==> flow/design.v <==
module SIGNAL_GENERATOR_ANALYZER_ONE_WIRE
(
	input CLK_100MHz,
	input rst,
	input  	MUAFR_MISO_P,
	input  	MUAFR_MISO_N,
	input 	enable_generate,
	output logic [11: 0] test_cnt_1,
	output logic [11: 0] test_cnt_0
);
localparam ITERATION = 1004; 
logic [3: 0] prev_MUAFR_MISO_P;
logic [3: 0] prev_MUAFR_MISO_N;
always @(posedge CLK_100MHz)
begin
	if (rst)
	begin
		prev_MUAFR_MISO_P <= 4'h0;
		prev_MUAFR_MISO_N <= 4'h0;
	end else
	begin
	prev_MUAFR_MISO_P[3] <= prev_MUAFR_MISO_P[2];
	prev_MUAFR_MISO_P[2] <= prev_MUAFR_MISO_P[1];
	prev_MUAFR_MISO_P[1] <= prev_MUAFR_MISO_P[0];
	prev_MUAFR_MISO_P[0] <= MUAFR_MISO_P;
	prev_MUAFR_MISO_N[3] <= prev_MUAFR_MISO_N[2];
	prev_MUAFR_MISO_N[2] <= prev_MUAFR_MISO_N[1];
	prev_MUAFR_MISO_N[1] <= prev_MUAFR_MISO_N[0];
	prev_MUAFR_MISO_N[0] <= MUAFR_MISO_N;
	end
end
logic [15: 0] cnt_analyzer;
logic [11: 0] cnt_skew_P;
logic [11: 0] cnt_skew_N;
always @(posedge CLK_100MHz)
begin
	if (rst)
	begin
		cnt_skew_P <= 0;
		cnt_skew_N <= 0;
		cnt_analyzer <= 0;
		test_cnt_1 <= 0;
		test_cnt_0 <= 0;
	end else
	if (enable_generate == 0)
		begin
			if ((~prev_MUAFR_MISO_P[2] & MUAFR_MISO_P) | (prev_MUAFR_MISO_P[2] & ~MUAFR_MISO_P))
				cnt_skew_P <= cnt_skew_P + 1;
			if ((~prev_MUAFR_MISO_N[2] & MUAFR_MISO_N) | (prev_MUAFR_MISO_N[2] & ~MUAFR_MISO_N))
				cnt_skew_N <= cnt_skew_N + 1;
			if (cnt_analyzer == (ITERATION - 2))
			begin
				cnt_skew_N <= 0;
				cnt_skew_P <= 0;
				test_cnt_1 <= cnt_skew_P;
				test_cnt_0 <= cnt_skew_N;
			end
			if (cnt_analyzer == ITERATION)
				cnt_analyzer <= 0;
			else
				cnt_analyzer <= cnt_analyzer + 1;
		end else
		begin
			cnt_skew_P <= 0;
			cnt_skew_N <= 0;
			cnt_analyzer <= 0;
		end
end
endmodule
module SIGNAL_GENERATOR_ANALYZER
(
	input CLK_100MHz,
	input rst,
	output logic [15:0] MUAFR_MOSI_P,
	output [15:0] MUAFR_MOSI_N,
	input  logic [15:0] MUAFR_MISO_P,
	input  logic [15:0] MUAFR_MISO_N,
	input enable_generate,
	output logic [15:0] status_wire,
	output [15:0] status_gen
);
logic kz;
logic kz_P;
logic kz_N;
logic [15: 0] status_gen_P;
logic [15: 0] status_gen_N;
assign status_gen [15: 0] = status_gen_P [15: 0] & status_gen_N [15: 0];
assign kz = kz_N & kz_P;
localparam cnt_ETALON_GEN_min = 20;
localparam cnt_ETALON_GEN_max = 250;
assign MUAFR_MOSI_N [15: 0]  = ~ MUAFR_MOSI_P [15: 0];
localparam ITERATION = 102;
logic [2: 0] prev_flag_signal_P;
logic [7: 0] cnt_kz_signal_P;
logic [7: 0] cnt_kz_signal_N;
logic [15: 0] fail;
logic [3: 0] j;
logic flag_signal_P;
logic [9: 0] cnt_true_channel [15: 0];
logic [9: 0] cnt_status_true;
wire [8:0] test_cnt_1 [15: 0];
wire [8:0] test_cnt_0 [15: 0];
genvar i;
generate
	for (i = 0; i < 16; i = i + 1)
	begin : generator
		wire [11:0] full_cnt_1;
		wire [11:0] full_cnt_0;
		SIGNAL_GENERATOR_ANALYZER_ONE_WIRE signal_generator_analyzer_one_wire
		(
			.CLK_100MHz(CLK_100MHz),
			.rst(rst),
			.enable_generate(enable_generate),
			.MUAFR_MISO_P(MUAFR_MISO_P[i]),
			.MUAFR_MISO_N(MUAFR_MISO_N[i]),
			.test_cnt_1(full_cnt_1),
			.test_cnt_0(full_cnt_0)
		);
		assign test_cnt_1[i] = full_cnt_1[8:0];
		assign test_cnt_0[i] = full_cnt_0[8:0];
	always @(posedge CLK_100MHz)
	if (rst)
		status_gen_P [i] <= 0;
	else if (enable_generate == 0)
		if ((test_cnt_1 [i] > cnt_ETALON_GEN_min - 1) & (test_cnt_1 [i] < cnt_ETALON_GEN_max + 1))
			status_gen_P [i] <= 1;
		else
			status_gen_P [i] <= 0;
	always @(posedge CLK_100MHz)
	if (rst)
		status_gen_N [i] <= 0;
	else if (enable_generate == 0)
		if ((test_cnt_0 [i] > cnt_ETALON_GEN_min - 1) & (test_cnt_0 [i] < cnt_ETALON_GEN_max + 1))
			status_gen_N [i] <= 1;
		else
			status_gen_N [i] <= 0;
	end
endgenerate
integer k;
always @(posedge CLK_100MHz)
begin
	if (rst)
	begin
		MUAFR_MOSI_P <= 16'h0;
		prev_flag_signal_P <= 3'b0;
		cnt_kz_signal_P <= 0;
		cnt_kz_signal_N <= 0;
		kz_P <= 0;
		kz_N <= 0;
		fail <= 16'hFFFF;
		j <= 0;
		flag_signal_P <= 1;
		for (k = 0; k < 16; k = k + 1)
			cnt_true_channel [k] <= 0;
		cnt_status_true <= 0;
		status_wire <= 16'h0;
	end else
	if (enable_generate == 1)
	begin
		if (flag_signal_P == 1)		 
		begin
			if (prev_flag_signal_P [0] != flag_signal_P)
			begin
				MUAFR_MOSI_P [15: 0] <= 16'h0;
			end else
			begin
				MUAFR_MOSI_P [j] <= ((cnt_status_true  < (ITERATION - 6)) & (cnt_status_true >= 0)) ? 1 : 0;
			end
		end	else
		begin
			if (prev_flag_signal_P [0] != flag_signal_P)
			begin
				MUAFR_MOSI_P [15: 0] <= 16'hFFFF;
			end else
			begin
				MUAFR_MOSI_P [j] <= ((cnt_status_true  < (ITERATION - 6)) & (cnt_status_true >= 0)) ? 0 : 1;
			end
		end
		prev_flag_signal_P [2] <= prev_flag_signal_P [1];
		prev_flag_signal_P [1] <= prev_flag_signal_P [0];
		prev_flag_signal_P [0] <= flag_signal_P;
		if (cnt_status_true  == (ITERATION - 3))  
		begin
			j <= j + 1;
			cnt_status_true <= 0;
			if (j == 15)
				flag_signal_P <= flag_signal_P + 1;
			if (fail[j] == 0)
				status_wire [j] <= 1;
			else
				status_wire [j] <= 0;
		end else
			cnt_status_true <= cnt_status_true + 1;
		if ((cnt_status_true  == (ITERATION - 4)) & (flag_signal_P == 0))  
			if ((cnt_true_channel [j] > (ITERATION >> 1)) & (cnt_true_channel [j] < (ITERATION << 1)) & (kz == 1))
				fail[j] <= 0;
			else
				fail[j] <= 1;
		if ((cnt_status_true  > (ITERATION - 7)) & (flag_signal_P == 0))  
			if (cnt_kz_signal_P > (ITERATION - 15))
				kz_P <= 1;
			else
				kz_P <= 0;
		if ((cnt_status_true  > (ITERATION - 7)) & (flag_signal_P == 0))	 
			if (cnt_kz_signal_N > (ITERATION - 15))
				kz_N <= 1;
			else
				kz_N <= 0;
		if (cnt_status_true  == (ITERATION - 4))  
			cnt_true_channel [j] <= 0;
		else
			if ((MUAFR_MISO_P [j] == flag_signal_P) & (MUAFR_MISO_N [j] != flag_signal_P))
				cnt_true_channel [j] <= cnt_true_channel [j] + 1;
		if (cnt_status_true  == (ITERATION - 4))  
			cnt_kz_signal_P <= 0;
		else
			if (((MUAFR_MISO_P [0] == MUAFR_MISO_P [j]) + (MUAFR_MISO_P [1] == MUAFR_MISO_P [j]) + (MUAFR_MISO_P [2] == MUAFR_MISO_P [j]) + (MUAFR_MISO_P [3] == MUAFR_MISO_P [j]) + (MUAFR_MISO_P [4] == MUAFR_MISO_P [j]) + (MUAFR_MISO_P [5] == MUAFR_MISO_P [j]) + (MUAFR_MISO_P [6] == MUAFR_MISO_P [j]) + (MUAFR_MISO_P [7] == MUAFR_MISO_P [j]) + (MUAFR_MISO_P [8] == MUAFR_MISO_P [j]) + (MUAFR_MISO_P [9] == MUAFR_MISO_P [j]) + (MUAFR_MISO_P [10] == MUAFR_MISO_P [j]) + (MUAFR_MISO_P [11] == MUAFR_MISO_P [j]) + (MUAFR_MISO_P [12] == MUAFR_MISO_P [j]) + (MUAFR_MISO_P [13] == MUAFR_MISO_P [j])) == 1)
				cnt_kz_signal_P <= cnt_kz_signal_P + 1;
		if (cnt_status_true  == (ITERATION - 3)) 
			cnt_kz_signal_N <= 0;
		else
			if (((MUAFR_MISO_N [0] == MUAFR_MISO_N [j]) + (MUAFR_MISO_N [1] == MUAFR_MISO_N [j]) + (MUAFR_MISO_N [2] == MUAFR_MISO_N [j]) + (MUAFR_MISO_N [3] == MUAFR_MISO_N [j]) + (MUAFR_MISO_N [4] == MUAFR_MISO_N [j]) + (MUAFR_MISO_N [5] == MUAFR_MISO_N [j]) + (MUAFR_MISO_N [6] == MUAFR_MISO_N [j]) + (MUAFR_MISO_N [7] == MUAFR_MISO_N [j]) + (MUAFR_MISO_N [8] == MUAFR_MISO_N [j]) + (MUAFR_MISO_N [9] == MUAFR_MISO_N [j]) + (MUAFR_MISO_N [10] == MUAFR_MISO_N [j]) + (MUAFR_MISO_N [11] == MUAFR_MISO_N [j]) + (MUAFR_MISO_N [12] == MUAFR_MISO_N [j]) + (MUAFR_MISO_N [13] == MUAFR_MISO_N [j])) > 13)
				cnt_kz_signal_N <= cnt_kz_signal_N + 1;
		end else
		begin
			j <= 0;
			cnt_true_channel [j] <= 0;
			cnt_status_true <= 0;
			flag_signal_P <= 0;
			MUAFR_MOSI_P <= 16'h0;
		end
end
endmodule
Tool chain data of SIGNAL_GENERATOR_ANALYZER
What the tools print for SIGNAL_GENERATOR_ANALYZER, step after step.
Lines are those of the file above, counted from 1.
The mark -- stands for no value.
- design top: SIGNAL_GENERATOR_ANALYZER
- clock: CLK_100MHz
- library: sky130hd
- library corner: tt_025C_1v80

Elaborated design
Yosys after proc, flatten, opt, wreduce and memory -nomap, before mapping. Print and check cells are not counted. Equal cells are merged and count once.
Memory sizes are those after Yosys's memory passes, which may raise the word count (mostly to a power of two), join words into wider ones and drop unused or constant bits.
- add/sub/neg operators at 81
- noted multipliers: 0
- div/mod/pow operators at 0
- $lt $le $gt $ge at 72
- equality and inequality tests at 69
- noted shift-type cells: 7
- muxes and demuxes at 66
- bitwise logic cells: 215
- noted reduce/logical cells: 58
- operator list (cell ; number):
    equality test 16 x 10 -> 1 bit with constant B ; 32
    adder 12 x 1 -> 12 bit with constant B ; 32
    greater-than comparator 9 x 5 -> 1 bit with constant B ; 32
    < comparator 9 x 8 -> 1 bit with constant B ; 32
    adder 16 x 1 -> 16 bit with constant B ; 16
    bitwise AND 1 bit ; 103
    OR reduction 3 bit ; 33
    OR 16 bit ; 6
    two-way mux 16 bit ; 5
    inverter 1 bit ; 66
    bitwise AND 16 bit ; 4
    two-way mux 10 bit ; 6
    two-way mux 1 bit ; 49
    indexed select 16 x 4 -> 1 bit ; 3
    AND reduction 2 bit ; 22
    OR 1 bit ; 34
    variable shift 1 x 5 -> 16 bit ; 2
    variable shift 1 x 5 -> 16 bit with constant A ; 2
    inverter 16 bit ; 2
    two-way mux 8 bit ; 4
    equality test 1 bit ; 29
    adder 13 x 1 -> 14 bit ; 2
    adder 12 x 1 -> 13 bit ; 2
    adder 11 x 1 -> 12 bit ; 2
    adder 10 x 1 -> 11 bit ; 2
    adder 10 x 1 -> 10 bit with constant B ; 2
    equality test 10 x 7 -> 1 bit with constant B ; 2
    adder 9 x 1 -> 10 bit ; 2
Other operator kinds: 26; their cells: 40.
- register bits after elaboration at 1138
- noted bits in latches: 0
- noted RAM bits: 160
- ROM bits: 0
- noted memories kept: 1
- input port bits at 35
- noted output and inout port bits: 64
- noted cells after elaboration: 788
- memory list (name ; words ; width ; line ; source):
    cnt_true_channel ; 16 ; 10 ; 99 ; logic [9: 0] cnt_true_channel [15: 0];

Depth
Longest topological path by Yosys (ltp), each cell counted once; first at word level (registers and memories cut), then after technology mapping (sequential cells cut; the memories' decode and read muxes count).
- depth after elaboration: 18
- ABC_AREA at 0
- noted mapped depth: 21
- noted depth with buffers taken out: 18

Netlist
Source: synth_stat.txt of the flow (Yosys; design flattened, memories mapped). It holds for the ABC_AREA given above (unset counts as 0); a run with the other value may have another netlist.
The area totals of this step are shown rounded.
- cells by type (cell type ; number ; total area (µm²)):
    sky130_fd_sc_hd__dfxtp_1 ; 1046 ; 2.09E+04
    sky130_fd_sc_hd__edfxtp_1 ; 160 ; 4.8E+03
    sky130_fd_sc_hd__nor2_1 ; 1059 ; 3.98E+03
    sky130_fd_sc_hd__xor2_1 ; 351 ; 3.07E+03
    sky130_fd_sc_hd__mux2i_1 ; 281 ; 2.81E+03
    sky130_fd_sc_hd__nand2_1 ; 485 ; 1.82E+03
    sky130_fd_sc_hd__xnor2_1 ; 183 ; 1.6E+03
    sky130_fd_sc_hd__mux4_2 ; 59 ; 1.33E+03
    sky130_fd_sc_hd__ha_1 ; 103 ; 1.29E+03
    sky130_fd_sc_hd__a21oi_1 ; 216 ; 1.08E+03
    sky130_fd_sc_hd__nor3_1 ; 180 ; 900.864
    sky130_fd_sc_hd__nand3_1 ; 177 ; 885.85
    sky130_fd_sc_hd__and3_1 ; 124 ; 775.744
    sky130_fd_sc_hd__nor2b_1 ; 110 ; 688.16
    sky130_fd_sc_hd__nand4_1 ; 107 ; 669.392
    sky130_fd_sc_hd__clkbuf_1 ; 153 ; 574.301
    sky130_fd_sc_hd__inv_1 ; 97 ; 364.099
    sky130_fd_sc_hd__o21ai_0 ; 70 ; 350.336
Not listed: further types 56, cells in them 383.
- standard cells after synthesis: 5344
- noted mapped area: 50900 µm²
- sequential part of the area at 25700 µm²
- flip-flops: 1206
- buffer cells at 193
The figures by module come from a second, unflattened synthesis with its own total; it is not the netlist above.
- noted cell total of the unflattened synthesis: 6828
- noted area total of the unflattened synthesis: 62400 µm²
Each row is one instance without its submodules.
- by module (module ; times used ; cells ; area (µm²) ; seq. area (µm²)):
    SIGNAL_GENERATOR_ANALYZER_ONE_WIRE ; 16 ; 333 ; 2940 ; 1400
    SIGNAL_GENERATOR_ANALYZER ; 1 ; 1500 ; 15300 ; 7170

Timing after synthesis
Path of least setup slack by OpenSTA after synthesis, without wires, with an ideal clock, recovery checks aside; 20% of the period is set as input and as output delay. Where synthesis merged equal registers, the netlist keeps one of their names.
- kind: input to register
- from: input port MUAFR_MISO_N[15]
- to: register cnt_kz_signal_N[0]
- noted period: 10000 ps
- noted external input delay: 2000 ps
- setup time at 59 ps
- time at the first pin: 2000 ps
- arrival time at 7069 ps
- required time: 9941 ps
- setup slack at 2871 ps
- noted delay of the path: 5128 ps
- noted driving pins on the path: 16
- noted path buffers: 1
- synthesis period reached: 7129 ps
"delay of the path" = arrival - input delay + setup time.
"driving pins on the path": output pins that drive a net of the path, with the launching flip-flop's if there is one; two outputs of one cell count as two.
"synthesis period reached" = period - worst setup slack (recovery checks aside). The figure is calculated, with input and output delays left at 20% of the set period.
Between the ends stands the longest chain of elaborated cells between them, by number of cells; it is not shown to be the way that was timed. Of several equally long chains one is given.
Each line given opens the expression or statement behind the cell; cells for indexed reads and writes are added by Yosys, which also makes memories of some case tables.
A register here has more assigning lines than the two given.
- cell sequence: sky130_fd_sc_hd__mux4_2 > sky130_fd_sc_hd__a22oi_1 > sky130_fd_sc_hd__nand2_1 > sky130_fd_sc_hd__clkbuf_1 > sky130_fd_sc_hd__xnor2_1 > sky130_fd_sc_hd__ha_1 > sky130_fd_sc_hd__inv_1 > sky130_fd_sc_hd__fa_1 > sky130_fd_sc_hd__fa_1 > sky130_fd_sc_hd__fa_1 > sky130_fd_sc_hd__nand2b_1 > sky130_fd_sc_hd__fa_1 > sky130_fd_sc_hd__nand2b_1 > sky130_fd_sc_hd__or4_1 > sky130_fd_sc_hd__a21oi_1 > sky130_fd_sc_hd__mux2_2
- length of the longest elaborated chain: 18
- elaborated cells between the ends (all ways): 33
- classes of those cells: add/sub: 13; compare: 1; eq/ne: 14; shift: 1; mux: 2; reduce/logical: 2
- RTL lines, path post-synthesis (element ; line ; source):
    start, declared ; 77 ; input logic [15:0] MUAFR_MISO_N,
    indexed select 16 x 4 -> 1 bit ; 222 ; if (((MUAFR_MISO_N [0] == MUAFR_MISO_N [j]) + (MUAFR_MISO_N [1] == MUAFR_MISO_N [j]) + (MUAFR_MISO_N [2] == MU ...
    equality test 1 bit ; 222 ;
    adder 1 x 1 -> 2 bit ; 222 ;
    adder 2 x 1 -> 3 bit ; 222 ;
    adder 3 x 1 -> 4 bit ; 222 ;
    adder 4 x 1 -> 5 bit ; 222 ;
    adder 5 x 1 -> 6 bit ; 222 ;
    [4 not listed] ; -- ;
    adder 10 x 1 -> 11 bit ; 222 ;
    adder 11 x 1 -> 12 bit ; 222 ;
    adder 12 x 1 -> 13 bit ; 222 ;
    adder 13 x 1 -> 14 bit ; 222 ;
    greater-than comparator 14 x 4 -> 1 bit ; 222 ;
    two-way mux 8 bit ; 222 ;
    two-way mux 8 bit ; 219 ; if (cnt_status_true == (ITERATION - 3))
    end, assigned ; 220 ; cnt_kz_signal_N <= 0;
    end, assigned ; 223 ; cnt_kz_signal_N <= cnt_kz_signal_N + 1;
    end, declared ; 95 ; logic [7: 0] cnt_kz_signal_N;

Timing after layout
Path of least setup slack in the final report of record 1 (OpenROAD, finished layout, wires in). Where an end is a register, its clock arrival counts in the times.
The path's times are printed in steps of 10 ps; the period is the one set.
- kind: input to register
- from: input port MUAFR_MISO_N[15]
- to: register cnt_kz_signal_N[0]
- noted period: 8320 ps
- noted external input delay: 1660 ps
- setup time at 50 ps
- time at the first pin: 1660 ps
- arrival time at 7890 ps
- required time: 8940 ps
- setup slack at 1050 ps
- noted driving pins on the path: 17
- noted path buffers: 2
Between the ends stands the longest chain of elaborated cells between them, by number of cells; it is not shown to be the way that was timed. Of several equally long chains one is given.
A register here has more assigning lines than the two given.
- cell sequence: sky130_fd_sc_hd__clkdlybuf4s50_1 > sky130_fd_sc_hd__mux4_2 > sky130_fd_sc_hd__a22oi_1 > sky130_fd_sc_hd__buf_4 > sky130_fd_sc_hd__nand2_1 > sky130_fd_sc_hd__xnor2_1 > sky130_fd_sc_hd__ha_1 > sky130_fd_sc_hd__inv_1 > sky130_fd_sc_hd__fa_1 > sky130_fd_sc_hd__fa_1 > sky130_fd_sc_hd__fa_1 > sky130_fd_sc_hd__nand2b_1 > sky130_fd_sc_hd__fa_1 > sky130_fd_sc_hd__nand2b_1 > sky130_fd_sc_hd__or4_1 > sky130_fd_sc_hd__a21oi_1 > sky130_fd_sc_hd__mux2_2
- length of the longest elaborated chain: 18
- elaborated cells between the ends (all ways): 33
- classes of those cells: add/sub: 13; compare: 1; eq/ne: 14; shift: 1; mux: 2; reduce/logical: 2
- RTL lines, path after layout (element ; line ; source):
    start, declared ; 77 ; input logic [15:0] MUAFR_MISO_N,
    indexed select 16 x 4 -> 1 bit ; 222 ; if (((MUAFR_MISO_N [0] == MUAFR_MISO_N [j]) + (MUAFR_MISO_N [1] == MUAFR_MISO_N [j]) + (MUAFR_MISO_N [2] == MU ...
    equality test 1 bit ; 222 ;
    adder 1 x 1 -> 2 bit ; 222 ;
    adder 2 x 1 -> 3 bit ; 222 ;
    adder 3 x 1 -> 4 bit ; 222 ;
    adder 4 x 1 -> 5 bit ; 222 ;
    adder 5 x 1 -> 6 bit ; 222 ;
    [4 not listed] ; -- ;
    adder 10 x 1 -> 11 bit ; 222 ;
    adder 11 x 1 -> 12 bit ; 222 ;
    adder 12 x 1 -> 13 bit ; 222 ;
    adder 13 x 1 -> 14 bit ; 222 ;
    greater-than comparator 14 x 4 -> 1 bit ; 222 ;
    two-way mux 8 bit ; 222 ;
    two-way mux 8 bit ; 219 ; if (cnt_status_true == (ITERATION - 3))
    end, assigned ; 220 ; cnt_kz_signal_N <= 0;
    end, assigned ; 223 ; cnt_kz_signal_N <= cnt_kz_signal_N + 1;
    end, declared ; 95 ; logic [7: 0] cnt_kz_signal_N;

Stored flow runs of SIGNAL_GENERATOR_ANALYZER (5 of them; Yosys, OpenROAD, sky130hd). They differ in their settings and are not a sequence. Constraints: input delay and output delay 20% of the set period each, output load 0.01 pF.
"achieved period": clock period set for the run, less the worst setup slack. It is reckoned from that one timing run; input and output delays stay at 20% of the period that was set.
"time used up by the worst setup path" means the part of the period allowed to the worst setup path (the constraints hold back 20% at inputs and 20% at outputs) less its slack; where the path has registers, the arrival times of their clocks count too.
"power consumption": no workload was simulated; the value follows from the tool's default switching activity.
"time used up by the worst setup path" is known to 10 ps.
Measured values are rounded.

Record 1
Settings were CORE_UTILIZATION = 68; period_ns = 8.32; CAP_MARGIN = 20; CORE_MARGIN = 2; SLEW_MARGIN = 20
- Yosys chip area after synthesis: 50,900 µm²
- die outline area at 77,100 µm²
- final utilization at 76.7 %
- noted the worst setup slack after layout: 1,050 ps
- total negative setup slack at 0 ps
- noted the power consumption: 12.4 mW
- achieved period at 7,268 ps
- noted the time used up by the worst setup path: 5,600 ps
- worst setup path kind: input to register

Record 2
Settings were CORE_UTILIZATION = 40; period_ns = 8.32; CAP_MARGIN = 20; CORE_MARGIN = 2; SLEW_MARGIN = 20
- Yosys chip area after synthesis: 50,900 µm²
- die outline area at 130,000 µm²
- final utilization at 46.1 %
- noted the worst setup slack after layout: 1,180 ps
- total negative setup slack at 0 ps
- noted the power consumption: 12.4 mW
- achieved period at 7,139 ps
- noted the time used up by the worst setup path: 5,470 ps
- worst setup path kind: input to register

Record 3
Settings were CAP_MARGIN = 35; CORE_ASPECT_RATIO = 1.63; CORE_UTILIZATION = 47; GPL_ROUTABILITY_DRIVEN = 1; GPL_TIMING_DRIVEN = 1; PLACE_DENSITY_LB_ADDON = 0.05; SETUP_SLACK_MARGIN = 0.6; TNS_END_PERCENT = 95; period_ns = 14.0; CORE_MARGIN = 2; SLEW_MARGIN = 20
- Yosys chip area after synthesis: 50,900 µm²
- die outline area at 111,000 µm²
- final utilization at 53.5 %
- noted the worst setup slack after layout: 5,230 ps
- total negative setup slack at 0 ps
- noted the power consumption: 7.20 mW
- achieved period at 8,773 ps
- noted the time used up by the worst setup path: 5,970 ps
- worst setup path kind: input to register

Record 4
Settings were ABC_AREA = 1; CELL_PAD_IN_SITES_GLOBAL_PLACEMENT = 3; CORE_MARGIN = 7; CTS_CLUSTER_SIZE = 53; GPL_ROUTABILITY_DRIVEN = 0; GPL_TIMING_DRIVEN = 0; MIN_ROUTING_LAYER = met2; SETUP_SLACK_MARGIN = 0.46; TNS_END_PERCENT = 70; period_ns = 10.2; CAP_MARGIN = 20; CORE_UTILIZATION = 40; SLEW_MARGIN = 20
- Yosys chip area after synthesis: 52,300 µm²
- die outline area at 141,000 µm²
- final utilization at 46.6 %
- noted the worst setup slack after layout: 2,540 ps
- total negative setup slack at 0 ps
- noted the power consumption: 10.8 mW
- achieved period at 7,663 ps
- noted the time used up by the worst setup path: 5,620 ps
- worst setup path kind: input to register

Record 5
Settings were CELL_PAD_IN_SITES_DETAIL_PLACEMENT = 1; CORE_UTILIZATION = 42; CTS_CLUSTER_SIZE = 87; GPL_ROUTABILITY_DRIVEN = 0; PLACE_DENSITY_LB_ADDON = 0.23; SETUP_SLACK_MARGIN = 1.01; SLEW_MARGIN = 15; period_ns = 4.63; CAP_MARGIN = 20; CORE_MARGIN = 2
- Yosys chip area after synthesis: 50,900 µm²
- die outline area at 124,000 µm²
- final utilization at 49.5 %
- noted the worst setup slack after layout: -966 ps
- total negative setup slack at -11,800 ps
- noted the power consumption: 23.4 mW
- achieved period at 5,596 ps
- noted the time used up by the worst setup path: 5,600 ps
- worst setup path kind: register to register
